==> flow/design.v <==
`timescale 1ns / 1ps
module WcaCicInterp
(
	input wire clock,
	input wire reset,
	input wire enable,
	input wire strobe_cic,
	input wire strobe_if,
	input wire [3:0] log2_rate,
	input  wire [15:0] data_in,
	output wire [15:0] data_out
);
reg [24+15:0] comb1;
reg [24+15:0] comb2;
reg [24+15:0] comb3;
reg [24+15:0] pipe1;
reg [24+15:0] pipe2;
reg [24+15:0] pipe3;
reg [24+15:0] integ1;  
reg [24+15:0] integ2;
reg [24+ 15:0] integ3;
always @(posedge clock)
	if(reset | ~enable)
		begin
			pipe1 <= 0;
			pipe2 <= 0;
			pipe3 <= 0;
			comb1 <= 0;
			comb2 <= 0;
			comb3 <= 0;	
		end
	else if (strobe_cic)
		begin
			comb1 <= data_in;
			pipe1 <= data_in - comb1;
			comb2 <= pipe1;
			pipe2 <= pipe1 - comb2;
			comb3 <= pipe2;
			pipe3 <= pipe2 - comb3;
		end
reg [15:0] data_store;
always @(posedge clock)
	if(reset | ~enable)
		begin
			integ1 <= 0;
			integ2 <= 0;
			integ3 <= 0;
		end
	else if (strobe_if)
		begin
			integ1 <= integ1 + pipe3; 
			integ2 <= integ2 + integ1; 
			integ3 <= integ3 + integ2; 
			case(log2_rate)
				4'h1:  data_store <= integ3[18:3];
				4'h2:  data_store <= integ3[21:6];
				4'h3:  data_store <= integ3[24:9];
				4'h4:  data_store <= integ3[27:12];
				4'h5:  data_store <= integ3[30:15];
				4'h6:  data_store <= integ3[33:18];
				4'h7:  data_store <= integ3[36:21];
				4'h8:  data_store <= integ3[39:24];
				default: data_store <= integ3[15:0];
			endcase
		end
assign data_out = data_store;
endmodule
`timescale 1 ns/100 ps
module WcaCordic12 (reset,ngreset,clock, strobeData, X0, Y0, A0, XN, YN, AN);
  parameter BIT_WIDTH   = 12;
  parameter ITERATIONS  = 12;
  parameter MODE        = 0;  
  input clock, reset, ngreset,strobeData;
  input signed  [BIT_WIDTH-1:0] X0, Y0, A0;
  output signed [BIT_WIDTH-1:0] XN, YN, AN;
  wire signed [BIT_WIDTH-1:0] x_w [ITERATIONS-1:1];
  wire signed [BIT_WIDTH-1:0] y_w [ITERATIONS-1:1];
  wire signed [BIT_WIDTH-1:0] a_w [ITERATIONS-1:1];
    localparam [143:0] arctanLUT = { 12'h0, 12'h1, 12'h1, 12'h3, 12'h5, 12'ha, 12'h14, 12'h29, 12'h51, 12'ha0, 12'h12e,  12'h200  };
    CordicCalc #(0,MODE,BIT_WIDTH) pcc_0(.reset(reset), .ngreset(ngreset), .clock(clock), .strobeData( strobeData),
               .X0(X0), .Y0(Y0), .A0(A0), .aRom(arctanLUT[BIT_WIDTH-1:0]),
               .XN(x_w[1]), .YN(y_w[1]), .AN(a_w[1])  );
    genvar i;
    generate for(i=1; i<ITERATIONS-1; i=i+1) begin: pcc_1
      CordicCalc #(i,MODE,BIT_WIDTH) pcc_1(.reset(reset), .ngreset(ngreset), .clock(clock), .strobeData( strobeData),
               .X0(x_w[i]), .Y0(y_w[i]), .A0(a_w[i]), .aRom(arctanLUT[(i+1)*BIT_WIDTH-1:i*BIT_WIDTH]),
               .XN(x_w[i+1]), .YN(y_w[i+1]), .AN(a_w[i+1])  );
    end
	endgenerate 
    CordicCalc #(ITERATIONS-1,MODE,BIT_WIDTH) pcc_2(.reset(reset),.ngreset(ngreset),.clock(clock), .strobeData( strobeData),
               .X0(x_w[ITERATIONS-1]), .Y0(y_w[ITERATIONS-1]), .A0(a_w[ITERATIONS-1]), 
               .aRom(arctanLUT[ITERATIONS*BIT_WIDTH-1:(ITERATIONS-1)*BIT_WIDTH]),
               .XN(XN), .YN(YN), .AN(AN)  );
endmodule
module CordicCalc(reset,ngreset,clock, strobeData, X0, Y0, A0, XN, YN, AN, aRom);
  parameter RSHIFT = 0;
  parameter MODE = 0;    
  parameter BIT_WIDTH = 12;
  input reset, ngreset, clock, strobeData;
  input  signed [BIT_WIDTH-1:0] X0, Y0, A0;
  input  signed [BIT_WIDTH-1:0] aRom;
  output signed [BIT_WIDTH-1:0] XN, YN, AN;
  wire d;
  reg signed [BIT_WIDTH-1:0] XN, YN, AN;
  assign d = (MODE==0)? A0[BIT_WIDTH-1] : ~Y0[BIT_WIDTH-1];  
  always @ (posedge clock) begin
      if(reset) begin
        AN <=  0;
        XN <=  0;
        YN <=  0;
      end
      else
        if (d & strobeData)    begin 
          AN <=  A0 + aRom; 
          XN <=  X0 + (Y0>>>RSHIFT);
          YN <=  Y0 - (X0>>>RSHIFT);
        end
        else if (strobeData)      begin 
          AN <=  A0 - aRom; 
          XN <=  X0 - (Y0>>>RSHIFT);
          YN <=  Y0 + (X0>>>RSHIFT);
        end       
  end   
endmodule
module WcaUpConverter
(
	input              	clock,
	input              	reset,
	input              	enable,
	input  	wire [7:0]  	cfg,				 
	input  	wire       		strobe_cic,   	 
	input  	wire [31:0] 	phase_cordic, 	 
	input		wire [3:0]  	log2_rate,
	input	  wire			strobe_if,
	input   wire	[31:0] iq_bb_in,
	output  reg		[23:0] iq_if_out
  );
  parameter MODE  =  4'hB; 		 
	wire  aclr = cfg[1];  
	wire [15:0] ihb_in = iq_bb_in[15:0];
	wire [15:0] qhb_in = iq_bb_in[31:16];
	wire [11:0] icor_in;
	wire [11:0] qcor_in;
	wire [23:0] cor_out;
	wire [15:0] icic_in;
	wire [15:0] qcic_in;
	wire hb_strobe_out;
	wire cic_strobe_out;
assign icic_in 		= ihb_in; 
assign qcic_in 		= qhb_in;
generate if( MODE & 3'h2)
  begin
  	wire [15:0] icic_out;
   wire [15:0] qcic_out;
   reg [15:0] icic_latch;
	reg [15:0] qcic_latch;
	WcaCicInterp cic_i (
	 .clock(clock), 
    .reset(reset | aclr), 
    .enable(enable), 
    .strobe_cic(strobe_cic), 
    .strobe_if(strobe_if), 
    .log2_rate(log2_rate), 
    .data_in(icic_in), 
    .data_out(icic_out)
    );
	WcaCicInterp cic_q (
    .clock(clock), 
    .reset(reset | aclr), 
    .enable(enable), 
    .strobe_cic(strobe_cic), 
    .strobe_if(strobe_if), 
    .log2_rate(log2_rate), 
    .data_in(qcic_in), 
    .data_out(qcic_out)
    );
	always @(posedge clock)
	begin
		if( strobe_if)
		 begin
			icic_latch<= icic_out;
			qcic_latch<= qcic_out;
		 end
	end	 
	wire bypassCic    	=  MODE[3] & cfg[3];
   assign icor_in 		= (bypassCic) ? icic_in[15:4] : icic_latch[15:4];
	assign qcor_in 		= (bypassCic) ? qcic_in[15:4] : qcic_latch[15:4] ;
	end
else 
 begin 
    assign icor_in 			= icic_in[15:4] ;
    assign qcor_in 			= qcic_in[15:4] ;
  end   
endgenerate
generate if( MODE & 3'h1)
  begin
  wire [11:0] icordicout_internal;
  wire [11:0] qcordicout_internal;
    reg [11:0] X0;
    reg [11:0] Y0;
    reg [11:0] A0;
    always @(posedge clock) 
     case({strobe_if, phase_cordic[31:30]})
       3'b101 :   
        begin            
            X0 <= -qcor_in;
            Y0 <= icor_in;
            A0 <= phase_cordic[31:20] - 12'h400;                    
        end
       3'b110 :  
        begin
            X0 <= qcor_in;
            Y0 <= -icor_in;
            A0 <= phase_cordic[31:20] + 12'h400;                    
        end
       3'b100:  
			begin
            X0 <= icor_in;
            Y0 <= qcor_in;
            A0 <= phase_cordic [31:20];
        end
       3'b111:  
			begin
            X0 <= icor_in;
            Y0 <= qcor_in;
            A0 <= phase_cordic [31:20];
        end
    endcase
    WcaCordic12  #(12,12,0) cordic
    ( 
       .ngreset(1'b1), .clock(clock),.reset(reset | aclr), .strobeData(strobe_if),
       .X0(X0), .Y0(Y0),.A0(A0),
       .XN(icordicout_internal), .YN(qcordicout_internal), .AN() 
    );	 
	wire bypassCordic    = MODE[3] & cfg[2];
	assign cor_out = (bypassCordic) ? {qcor_in, icor_in} : {qcordicout_internal, icordicout_internal};
  end
else  
  begin
    assign cor_out = {qcor_in, icor_in};
  end
endgenerate 
	always @(posedge clock)
	begin
		if( strobe_if)	iq_if_out <= cor_out;
	end
endmodule  
Tool chain data of WcaUpConverter
Tool output for the design above, in the order of the flow. Lines are those of the file above, counted from 1. Operators: Yosys type, input widths -> output width; for muxes data width and select width s. A cell with -- has no value.

Top module: WcaUpConverter. Clock: clock. Standard-cell library: sky130hd. Library corner: tt_025C_1v80.

After elaboration
Counts by Yosys on the flattened word-level netlist (proc, flatten, opt, wreduce). Print and check cells are left out. Cells with the same type and inputs are merged into one.

For flip-flop bits (word level) the number is 1216. The figure for elaborated cells is 267.

For add/sub/neg operators the number is 85. The entry for equal/unequal tests reads 12. Under muxes and demuxes stands 78. Bitwise operators: 16. The entry for reductions and logical operators reads 15.

Operators by type and width (count): $mux 12 (72); $pmux 16 s8 (2); $add 40x40->40 (6); $sub 40x40->40 (4); $pmux 12 s3 (3); $sub 16x16->17 (2); $add 12x1->12 (2); $sub 12x1->12 (2); $add 12x10->12 (2); $sub 12x10->12 (2); $add 12x11->12 (2); $sub 12x11->12 (2); $add 12x11->12 const B (2); $sub 12x11->12 const B (2); $sub 12x12->12 (2); $add 12x2->12 (2); $sub 12x2->12 (2); $add 12x2->12 const B (2); $sub 12x2->12 const B (2); $add 12x3->12 (2); $sub 12x3->12 (2); $add 12x4->12 (2); $sub 12x4->12 (2); $add 12x5->12 (2); $sub 12x5->12 (2); $add 12x6->12 (2); $sub 12x6->12 (2); $add 12x7->12 (2).

Not listed: further kinds 36, cells in them 73.

Longest topological paths
Depth = most cells in a row (Yosys ltp): at word level without a register or memory, in the mapped netlist without a sequential cell, where the memories' decode and read muxes count.

Under depth after elaboration stands 4. Under ABC_AREA stands 0. Under mapped depth stands 19. The entry for depth with buffers taken out reads 18.

Mapped cells and area
Yosys stat after the flow's synthesis: flattened, memories mapped to cells. It holds for the ABC_AREA given above (unset counts as 0); a run with the other value may have another netlist.

Under standard cells after synthesis stands 9061. Under cell area after synthesis stands 75108.3 um^2. Flip-flop cells: 1096. Under buffers stands 390.

Cells by type (count): sky130_fd_sc_hd__dfxtp_1 (988); sky130_fd_sc_hd__ha_1 (793); sky130_fd_sc_hd__mux2i_1 (527); sky130_fd_sc_hd__nor2_1 (1240); sky130_fd_sc_hd__xnor2_1 (454); sky130_fd_sc_hd__a21oi_1 (790); sky130_fd_sc_hd__edfxtp_1 (108); sky130_fd_sc_hd__o21ai_0 (555); sky130_fd_sc_hd__a21o_1 (297); sky130_fd_sc_hd__nand2_1 (595); sky130_fd_sc_hd__inv_1 (534); sky130_fd_sc_hd__xor2_1 (217); sky130_fd_sc_hd__clkbuf_1 (338); sky130_fd_sc_hd__o21bai_1 (137); sky130_fd_sc_hd__fa_1 (51); sky130_fd_sc_hd__a211oi_1 (126); sky130_fd_sc_hd__nand3_1 (134); sky130_fd_sc_hd__nor3_1 (131).

Not listed: further types 74, cells in them 1046. By module: a second synthesis without flattening, with its own total; a netlist apart from the flattened one above.

The entry for cell total of the unflattened synthesis reads 10017. The figure for area (unflattened synthesis) is 84353.4 um^2.

Each row is one instance without its submodules.

By module: WcaCicInterp (times used 2, cells 2422, area 20359.5 um^2, seq. area 6286.0 um^2); WcaUpConverter (times used 1, cells 342, area 4292.9 um^2, seq. area 2522.4 um^2); CordicCalc (times used 1, cells 461, area 3682.3 um^2, seq. area 700.7 um^2); CordicCalc (times used 1, cells 458, area 3673.5 um^2, seq. area 720.7 um^2); CordicCalc (times used 1, cells 418, area 3430.8 um^2, seq. area 720.7 um^2); CordicCalc (times used 1, cells 410, area 3362.0 um^2, seq. area 720.7 um^2); CordicCalc (times used 1, cells 413, area 3339.5 um^2, seq. area 720.7 um^2); CordicCalc (times used 1, cells 406, area 3246.9 um^2, seq. area 720.7 um^2); CordicCalc (times used 1, cells 402, area 3239.4 um^2, seq. area 720.7 um^2); CordicCalc (times used 1, cells 387, area 3238.1 um^2, seq. area 720.7 um^2); CordicCalc (times used 1, cells 389, area 3133.0 um^2, seq. area 720.7 um^2); CordicCalc (times used 1, cells 381, area 3116.7 um^2, seq. area 720.7 um^2); CordicCalc (times used 1, cells 367, area 3070.4 um^2, seq. area 720.7 um^2); CordicCalc (times used 1, cells 337, area 2801.4 um^2, seq. area 720.7 um^2); WcaCordic12 (times used 1, cells 2, area 7.5 um^2, seq. area 0.0 um^2).

Path before layout
OpenSTA on the mapped netlist: ideal clock, no wires. The path of least setup slack (recovery checks aside). Input and output delay are each 20% of the period. Register names are those of the netlist, which keeps one name where synthesis merged equal registers.

Path type: input-to-reg. From: in strobe_if. To: reg genblk2.cordic.pcc_1[10].pcc_1.XN[11]. The figure for clock period is 8.0 ns. Under external input delay stands 1.600 ns. Setup time: 0.128 ns. Under launch time at the first pin stands 1.600 ns. The figure for arrival time is 5.154 ns. Setup slack: 2.719 ns. The entry for path delay reads 3.682 ns. For stages the number is 15. For path buffers the number is 2. The entry for synthesis period reached reads 5.281 ns.

"path delay" = arrival - input delay + setup time. "stages" counts driving pins, that of a launching flip-flop among them; a cell with two outputs on the path counts twice. "synthesis period reached" is the clock period less the worst setup slack; recovery checks do not enter. This is arithmetic on one report: input and output delays are still those of the set period (20% each). Between the ends stands the longest chain of elaborated cells between them, by number of cells; it is not shown to be the way that was timed. Of several equally long chains one is given. A line is the first line of the expression or statement that the cell stems from. Yosys adds cells for indexed reads and writes and turns some case tables into memories. A register here has more assigning lines than the two given.

Path through: sky130_fd_sc_hd__clkbuf_1 > sky130_fd_sc_hd__clkbuf_1 > sky130_fd_sc_hd__nand2_1 > sky130_fd_sc_hd__o21ai_0 > sky130_fd_sc_hd__ha_1 > sky130_fd_sc_hd__a21oi_1 > sky130_fd_sc_hd__o21bai_1 > sky130_fd_sc_hd__a21oi_1 > sky130_fd_sc_hd__o21bai_1 > sky130_fd_sc_hd__a21oi_1 > sky130_fd_sc_hd__o21ai_0 > sky130_fd_sc_hd__o41ai_1 > sky130_fd_sc_hd__xnor3_1 > sky130_fd_sc_hd__mux2i_1 > sky130_fd_sc_hd__nor2_1. The figure for cells in the longest elaborated chain is 2. For elaborated cells on any way between the ends the number is 4. For RTL lines with such cells the number is 2. Those cells by class: mux (2); logic (1); reduce/logical (1).

RTL lines, path post-synthesis: start: declaration (RTL line 134) `input wire strobe_if,`; $mux 12 (RTL line 118) `else if (strobeData)      begin`; $mux 12 (RTL line 113) `if (d & strobeData)    begin`; end: assignment (RTL line 115) `XN <=  X0 + (Y0>>>RSHIFT);`; end: assignment (RTL line 120) `XN <=  X0 - (Y0>>>RSHIFT);`; end: declaration (RTL line 102) `output signed [BIT_WIDTH-1:0] XN, YN, AN;`.

Worst path after layout
Path of least setup slack in the final report of run 1 (OpenROAD, finished layout, wires in). Where an end is a register, its clock arrival counts in the times.

Path type: input-to-reg. From: in strobe_if. To: reg genblk2.cordic.pcc_1[10].pcc_1.YN[11]. The figure for clock period is 8.99 ns. Under external input delay stands 1.80 ns. Setup time: 0.15 ns. Under launch time at the first pin stands 1.80 ns. The figure for arrival time is 6.14 ns. Setup slack: 3.46 ns. For stages the number is 14. For path buffers the number is 1.

Between the ends stands the longest chain of elaborated cells between them, by number of cells; it is not shown to be the way that was timed. Of several equally long chains one is given. A register here has more assigning lines than the two given.

Path through: sky130_fd_sc_hd__buf_8 > sky130_fd_sc_hd__nand2_1 > sky130_fd_sc_hd__mux2i_1 > sky130_fd_sc_hd__ha_1 > sky130_fd_sc_hd__o21ai_0 > sky130_fd_sc_hd__a21boi_0 > sky130_fd_sc_hd__o21ai_0 > sky130_fd_sc_hd__a21boi_0 > sky130_fd_sc_hd__o21ai_0 > sky130_fd_sc_hd__a21boi_0 > sky130_fd_sc_hd__o21ai_0 > sky130_fd_sc_hd__a21oi_1 > sky130_fd_sc_hd__xnor2_1 > sky130_fd_sc_hd__a21oi_1. The figure for cells in the longest elaborated chain is 2. For elaborated cells on any way between the ends the number is 4. For RTL lines with such cells the number is 2. Those cells by class: mux (2); logic (1); reduce/logical (1).

RTL lines, path post-layout: start: declaration (RTL line 134) `input wire strobe_if,`; $mux 12 (RTL line 118) `else if (strobeData)      begin`; $mux 12 (RTL line 113) `if (d & strobeData)    begin`; end: assignment (RTL line 116) `YN <=  Y0 - (X0>>>RSHIFT);`; end: assignment (RTL line 121) `YN <=  Y0 + (X0>>>RSHIFT);`; end: declaration (RTL line 102) `output signed [BIT_WIDTH-1:0] XN, YN, AN;`.

Hand-over note for WcaUpConverter

Flow measurements of WcaUpConverter on sky130hd: 5 stored runs with different settings, listed in no order. Input and output delays are each 20% of the period that was set; the output load is 0.01 pF. "achieved period" means the clock period less the worst setup slack. The figure is calculated, with input and output delays left at 20% of the set period.

Run 1 has these settings: CORE_UTILIZATION 40; period_ns 8.99; CAP_MARGIN 20; CORE_MARGIN 2; SLEW_MARGIN 20. The die area stands at 191253.0 um^2. The achieved period reads 5.526 ns. For the utilization the run shows 44.3 %. For the final worst hold slack the run shows 0.416 ns. The worst setup slack after layout reads 3.464 ns. The synthesis area stands at 75108.3 um^2.

Run 2 has these settings: CAP_MARGIN 10; CELL_PAD_IN_SITES_DETAIL_PLACEMENT 2; CELL_PAD_IN_SITES_GLOBAL_PLACEMENT 1; CORE_ASPECT_RATIO 0.93; CORE_MARGIN 5; CORE_UTILIZATION 64; CTS_CLUSTER_DIAMETER 240; GPL_ROUTABILITY_DRIVEN 0; MIN_ROUTING_LAYER met2; period_ns 8.0; SLEW_MARGIN 20. Outcome: not finished: placement ended with error DPL-0033.

Run 3 has these settings: CORE_UTILIZATION 51; CTS_CLUSTER_DIAMETER 382; CTS_CLUSTER_SIZE 86; GPL_ROUTABILITY_DRIVEN 0; HOLD_SLACK_MARGIN 0.18; MAX_ROUTING_LAYER met4; MIN_ROUTING_LAYER met1; PLACE_DENSITY_LB_ADDON 0.1; period_ns 9.39; CAP_MARGIN 20; CORE_MARGIN 2; SLEW_MARGIN 20. For the final worst hold slack the run shows 0.460 ns. The synthesis area stands at 75108.3 um^2. The die area stands at 150358.0 um^2. The worst setup slack after layout reads 3.872 ns. For the utilization the run shows 53.3 %. The achieved period reads 5.518 ns.

Run 4 has these settings: CORE_UTILIZATION 24; CTS_CLUSTER_DIAMETER 154; CTS_CLUSTER_SIZE 40; GPL_TIMING_DRIVEN 1; MIN_ROUTING_LAYER met1; PLACE_DENSITY 0.79; period_ns 3.54; CAP_MARGIN 20; CORE_MARGIN 2; SLEW_MARGIN 20. For the utilization the run shows 27.2 %. The achieved period reads 3.379 ns. For the final worst hold slack the run shows 0.348 ns. The worst setup slack after layout reads 0.161 ns. The die area stands at 317442.0 um^2. The synthesis area stands at 75108.3 um^2.

Run 5 has these settings: ABC_AREA 0; CAP_MARGIN 35; CELL_PAD_IN_SITES_DETAIL_PLACEMENT 1; CELL_PAD_IN_SITES_GLOBAL_PLACEMENT 1; CORE_ASPECT_RATIO 0.54; CORE_MARGIN 4; CORE_UTILIZATION 69; CTS_CLUSTER_DIAMETER 303; GPL_ROUTABILITY_DRIVEN 1; GPL_TIMING_DRIVEN 0; HOLD_SLACK_MARGIN 0.11; MAX_ROUTING_LAYER met5; MIN_ROUTING_LAYER met1; PLACE_DENSITY_LB_ADDON 0.05; SETUP_SLACK_MARGIN 0.3; SLEW_MARGIN 10; TNS_END_PERCENT 90; period_ns 3.0. Outcome: not finished: placement ended with error FLW-0024.

End of note.
